==> flow/design.v <==
module sig_altmult_add
(
	input signed [15:0] dataa, datab, datac, datad,
	input 		clock, aclr,
	output reg 	[32:0] result
);
	reg signed	[15:0] dataa_reg, datab_reg, datac_reg, datad_reg;
	reg signed	[31:0] mult0_result, mult1_result;
	always @ (posedge clock or posedge aclr) begin
    	if (aclr) begin
			dataa_reg <= {16{1'b0}};
			datab_reg <= {16{1'b0}};
			datac_reg <= {16{1'b0}};
			datad_reg <= {16{1'b0}};
			mult0_result <= {32{1'b0}};
			mult1_result <= {32{1'b0}};
			result <= {33{1'b0}};
		end
		else begin
			dataa_reg <= dataa;
			datab_reg <= datab;
			datac_reg <= datac;
			datad_reg <= datad;
			mult0_result <= dataa_reg * datab_reg;
			mult1_result <= datac_reg * datad_reg;
			result <= mult0_result + mult1_result;
		end
	end
endmodule
* Tool chain data of sig_altmult_add
Tool output for the design above, in the order of the flow.
Lines are those of the file above, counted from 1.
Operators carry their Yosys type and port widths (W data, S select, Z words).
A cell with n/a has no value.
- Top :: sig_altmult_add
- Clock port :: clock
- Standard-cell library :: sky130hd
- Library corner :: tt_025C_1v80

* After elaboration
Source: Yosys, flattened and elaborated, memories not mapped. Widths are those after wreduce; folded enables and synchronous resets count as part of the registers. Registers that Yosys merges into a memory's read port (data or address) are not register bits. Print and check cells do not count. Equal cells are merged and count once.
- Add/subtract/negate cells :: 1
- $mul :: 2
** Operator list (count)
- $mul A16 B16 Y32 :: 2
- $add A32 B32 Y33 :: 1
- Register bits after elaboration :: 161
- Bits of input ports :: 66
- Output and inout port bits :: 33
- Word-level cells :: 10

* Logic depth
Yosys ltp: most cells in a row. Word level: on the elaborated netlist, between registers, memories and ports. Mapped: between sequential cells and ports; inverters and the memories' decode and read muxes count.
- Depth after elaboration :: 1
- ABC_AREA :: 0
- Gate-level depth with buffers :: 24
- Mapped depth without buffers :: 23

* Netlist
Yosys stat after the flow's synthesis: flattened, memories mapped to cells. It holds for the ABC_AREA given above (unset counts as 0); a run with the other value may have another netlist.
- Cells in the netlist :: 2596
- Cell area after synthesis :: 25525.7 sq um
- Sequential part of the area :: 4028.9 sq um
- Flip-flops :: 161
- Buffers :: 76
** Cell types
- sky130_fd_sc_hd__fa_1 :: count 525, total area 1.05E+04 sq um
- sky130_fd_sc_hd__dfrtp_1 :: count 161, total area 4.03E+03 sq um
- sky130_fd_sc_hd__ha_1 :: count 196, total area 2.45E+03 sq um
- sky130_fd_sc_hd__inv_1 :: count 617, total area 2.32E+03 sq um
- sky130_fd_sc_hd__and2_1 :: count 246, total area 1.54E+03 sq um
- sky130_fd_sc_hd__nand2_1 :: count 275, total area 1032.24 sq um
- sky130_fd_sc_hd__xnor2_1 :: count 66, total area 578.054 sq um
- sky130_fd_sc_hd__a21oi_1 :: count 59, total area 295.283 sq um
- sky130_fd_sc_hd__nor2_1 :: count 75, total area 281.52 sq um
- sky130_fd_sc_hd__a21o_1 :: count 37, total area 277.766 sq um
- sky130_fd_sc_hd__clkbuf_1 :: count 69, total area 258.998 sq um
- sky130_fd_sc_hd__xor2_1 :: count 23, total area 201.443 sq um
- sky130_fd_sc_hd__o21ai_0 :: count 31, total area 155.149 sq um
- sky130_fd_sc_hd__o21a_1 :: count 15, total area 112.608 sq um
- sky130_fd_sc_hd__nand2b_1 :: count 17, total area 106.352 sq um
- sky130_fd_sc_hd__nor3_1 :: count 20, total area 100.096 sq um
- sky130_fd_sc_hd__nand3_1 :: count 17, total area 85.082 sq um
- sky130_fd_sc_hd__a31oi_1 :: count 13, total area 81.328 sq um
Other cell types: 53; their cells: 134.

* Timing after synthesis
OpenSTA on the mapped netlist: ideal clock, no wires. The path of least setup slack (recovery checks aside). Input and output delay are each 20% of the period. Register names are those of the netlist, which keeps one name where synthesis merged equal registers.
- Kind :: register to register
- Start :: reg datac_reg[15]
- End :: reg mult1_result[31]
- Clock period :: 7.0 ns
- Setup time :: 0.080 ns
- Time at the first pin :: 0.000 ns
- Arrival time :: 6.199 ns
- Required time :: 6.920 ns
- Setup slack :: 0.721 ns
- Path delay :: 6.279 ns
- Stages :: 22
- Path buffers :: 2
- Synthesis period reached :: 6.279 ns
"path delay" = arrival - input delay + setup time.
"stages": output pins that drive a net of the path, with the launching flip-flop's if there is one; two outputs of one cell count as two.
"synthesis period reached" is the clock period less the worst setup slack; recovery checks do not enter. This is arithmetic on one report: input and output delays are still those of the set period (20% each).
The rows between start and end are the longest chain of elaborated cells between them; the timing report does not say that the signal goes this way. Where chains are equally long, one stands for them.
Each line given opens the expression or statement behind the cell; cells for indexed reads and writes are added by Yosys, which also makes memories of some case tables.
- Cells stage by stage :: sky130_fd_sc_hd__dfrtp_1 > sky130_fd_sc_hd__clkbuf_1 > sky130_fd_sc_hd__nand2_1 > sky130_fd_sc_hd__inv_1 > sky130_fd_sc_hd__fa_1 > sky130_fd_sc_hd__fa_1 > sky130_fd_sc_hd__fa_1 > sky130_fd_sc_hd__fa_1 > sky130_fd_sc_hd__fa_1 > sky130_fd_sc_hd__inv_1 > sky130_fd_sc_hd__fa_1 > sky130_fd_sc_hd__inv_1 > sky130_fd_sc_hd__ha_1 > sky130_fd_sc_hd__clkbuf_1 > sky130_fd_sc_hd__o21a_1 > sky130_fd_sc_hd__o21ai_0 > sky130_fd_sc_hd__o221a_2 > sky130_fd_sc_hd__a21boi_0 > sky130_fd_sc_hd__a2111oi_2 > sky130_fd_sc_hd__o31ai_1 > sky130_fd_sc_hd__a21oi_1 > sky130_fd_sc_hd__xnor2_1
- Length of the longest elaborated chain :: 1
- Elaborated cells between the ends (all ways) :: 1
- Source lines of those cells :: 1
- Classes of those cells :: 1 x mul
** RTL lines, path post-synthesis
- start: declaration :: line 7 : reg signed [15:0] dataa_reg, datab_reg, datac_reg, datad_reg;
- start: assignment :: line 13 : datac_reg <= {16{1'b0}};
- start: assignment :: line 22 : datac_reg <= datac;
- $mul A16 B16 Y32 :: line 25 : mult1_result <= datac_reg * datad_reg;
- end: assignment :: line 16 : mult1_result <= {32{1'b0}};
- end: assignment :: line 25
- end: declaration :: line 8 : reg signed [31:0] mult0_result, mult1_result;

* Path in the finished layout
Path of least setup slack in the final report of flow run A (OpenROAD, finished layout, wires in). Where an end is a register, its clock arrival counts in the times.
- Kind :: register to register
- Start :: reg datad_reg[1]
- End :: reg mult1_result[31]
- Clock period :: 5.24 ns
- Setup time :: 0.08 ns
- Time at the first pin :: 0.50 ns
- Arrival time :: 6.39 ns
- Required time :: 5.67 ns
- Setup slack :: -0.72 ns
- Stages :: 21
- Path buffers :: 1
The rows between start and end are the longest chain of elaborated cells between them; the timing report does not say that the signal goes this way. Where chains are equally long, one stands for them.
- Cells stage by stage :: sky130_fd_sc_hd__dfrtp_2 > sky130_fd_sc_hd__buf_6 > sky130_fd_sc_hd__nand2_4 > sky130_fd_sc_hd__inv_4 > sky130_fd_sc_hd__fa_2 > sky130_fd_sc_hd__fa_2 > sky130_fd_sc_hd__fa_1 > sky130_fd_sc_hd__fa_1 > sky130_fd_sc_hd__fa_1 > sky130_fd_sc_hd__inv_1 > sky130_fd_sc_hd__fa_1 > sky130_fd_sc_hd__inv_2 > sky130_fd_sc_hd__ha_4 > sky130_fd_sc_hd__o21a_1 > sky130_fd_sc_hd__o211ai_1 > sky130_fd_sc_hd__o221a_4 > sky130_fd_sc_hd__o221ai_4 > sky130_fd_sc_hd__a2111oi_4 > sky130_fd_sc_hd__o31ai_2 > sky130_fd_sc_hd__a21oi_1 > sky130_fd_sc_hd__xnor2_1
- Length of the longest elaborated chain :: 1
- Elaborated cells between the ends (all ways) :: 1
- Source lines of those cells :: 1
- Classes of those cells :: 1 x mul
** RTL lines, path after layout
- start: declaration :: line 7 : reg signed [15:0] dataa_reg, datab_reg, datac_reg, datad_reg;
- start: assignment :: line 14 : datad_reg <= {16{1'b0}};
- start: assignment :: line 23 : datad_reg <= datad;
- $mul A16 B16 Y32 :: line 25 : mult1_result <= datac_reg * datad_reg;
- end: assignment :: line 16 : mult1_result <= {32{1'b0}};
- end: assignment :: line 25
- end: declaration :: line 8 : reg signed [31:0] mult0_result, mult1_result;

==> results <==
sig_altmult_add through Yosys and OpenROAD on sky130hd: 6 stored runs, unordered, with their settings and measured results. The constraints put input and output delay at 20% of the set period each and load the outputs with 0.01 pF.
"achieved clock period" is the run's clock period less its worst setup slack. It is reckoned from that one timing run; input and output delays stay at 20% of the period that was set.
"worst setup path time" means the part of the period allowed to the worst setup path (the constraints hold back 20% at inputs and 20% at outputs) less its slack; where the path has registers, the arrival times of their clocks count too.

** Flow run A
- Settings :: CAP_MARGIN=10; CELL_PAD_IN_SITES_DETAIL_PLACEMENT=0; CORE_UTILIZATION=53; CTS_CLUSTER_DIAMETER=79; GPL_ROUTABILITY_DRIVEN=1; MAX_ROUTING_LAYER=met5; MIN_ROUTING_LAYER=met2; PLACE_DENSITY_LB_ADDON=0.1; SETUP_SLACK_MARGIN=0.72; SLEW_MARGIN=20; period_ns=5.24; CORE_MARGIN=2
- Lowest setup slack :: -0.723 ns
- Post-route worst hold slack :: 0.499 ns
- Worst setup path time :: 5.96 ns
- Type of the worst setup path :: register to register
- Die outline area :: 49932.1 sq um
- Area of the synthesized netlist :: 25525.7 sq um
- Utilization :: 67.9%
- Achieved clock period :: 5.963 ns
- Std-cell area (final layout) :: 32372.3 sq um
- Total negative slack :: -16.405 ns

** Flow run B
- Settings :: CELL_PAD_IN_SITES_GLOBAL_PLACEMENT=2; period_ns=11.5; CAP_MARGIN=20; CORE_MARGIN=2; CORE_UTILIZATION=40; SLEW_MARGIN=20
- Std-cell area (final layout) :: 27891.8 sq um
- Worst setup path time :: 6.91 ns
- Type of the worst setup path :: register to register
- Utilization :: 44.2%
- Area of the synthesized netlist :: 25525.7 sq um
- Lowest setup slack :: 4.590 ns
- Post-route worst hold slack :: 0.509 ns
- Total negative slack :: 0.000 ns
- Achieved clock period :: 6.910 ns
- Die outline area :: 65851.3 sq um

** Flow run C
- Settings :: CORE_UTILIZATION=36; period_ns=6.78; CAP_MARGIN=20; CORE_MARGIN=2; SLEW_MARGIN=20
- Lowest setup slack :: 0.311 ns
- Achieved clock period :: 6.469 ns
- Die outline area :: 73051.3 sq um
- Area of the synthesized netlist :: 25525.7 sq um
- Total negative slack :: 0.000 ns
- Std-cell area (final layout) :: 28416.0 sq um
- Utilization :: 40.5%
- Worst setup path time :: 6.47 ns
- Type of the worst setup path :: register to register
- Post-route worst hold slack :: 0.502 ns

** Flow run D
- Settings :: ABC_AREA=0; CORE_ASPECT_RATIO=0.68; CORE_UTILIZATION=57; CTS_CLUSTER_SIZE=14; GPL_TIMING_DRIVEN=1; MIN_ROUTING_LAYER=met1; PLACE_DENSITY_LB_ADDON=0.03; period_ns=9.8; CAP_MARGIN=20; CORE_MARGIN=2; SLEW_MARGIN=20
- Lowest setup slack :: 2.902 ns
- Utilization :: 62.8%
- Achieved clock period :: 6.898 ns
- Total negative slack :: 0.000 ns
- Die outline area :: 46522.9 sq um
- Std-cell area (final layout) :: 27581.5 sq um
- Post-route worst hold slack :: 0.514 ns
- Worst setup path time :: 6.90 ns
- Type of the worst setup path :: register to register
- Area of the synthesized netlist :: 25525.7 sq um

** Flow run E
- Settings :: CAP_MARGIN=35; CELL_PAD_IN_SITES_DETAIL_PLACEMENT=1; CELL_PAD_IN_SITES_GLOBAL_PLACEMENT=1; CORE_ASPECT_RATIO=0.77; CORE_MARGIN=6; CORE_UTILIZATION=37; CTS_CLUSTER_DIAMETER=267; CTS_CLUSTER_SIZE=64; GPL_TIMING_DRIVEN=1; HOLD_SLACK_MARGIN=0.16; MAX_ROUTING_LAYER=met4; PLACE_DENSITY_LB_ADDON=0.2; SETUP_SLACK_MARGIN=3.33; SLEW_MARGIN=10; period_ns=11.5
- Worst setup path time :: 6.95 ns
- Type of the worst setup path :: register to register
- Area of the synthesized netlist :: 25525.7 sq um
- Std-cell area (final layout) :: 27959.3 sq um
- Achieved clock period :: 6.953 ns
- Lowest setup slack :: 4.547 ns
- Utilization :: 41.5%
- Die outline area :: 75490.1 sq um
- Post-route worst hold slack :: 0.485 ns
- Total negative slack :: 0.000 ns

** Flow run F
- Settings :: CELL_PAD_IN_SITES_GLOBAL_PLACEMENT=2; CORE_ASPECT_RATIO=1.35; CORE_MARGIN=9; GPL_TIMING_DRIVEN=0; PLACE_DENSITY_LB_ADDON=0.2; SETUP_SLACK_MARGIN=3.05; SLEW_MARGIN=10; period_ns=11.5; CAP_MARGIN=20; CORE_UTILIZATION=40
- Area of the synthesized netlist :: 25525.7 sq um
- Std-cell area (final layout) :: 28177.0 sq um
- Die outline area :: 73334.1 sq um
- Worst setup path time :: 7.36 ns
- Type of the worst setup path :: register to register
- Post-route worst hold slack :: 0.508 ns
- Lowest setup slack :: 4.138 ns
- Utilization :: 44.6%
- Achieved clock period :: 7.362 ns
- Total negative slack :: 0.000 ns
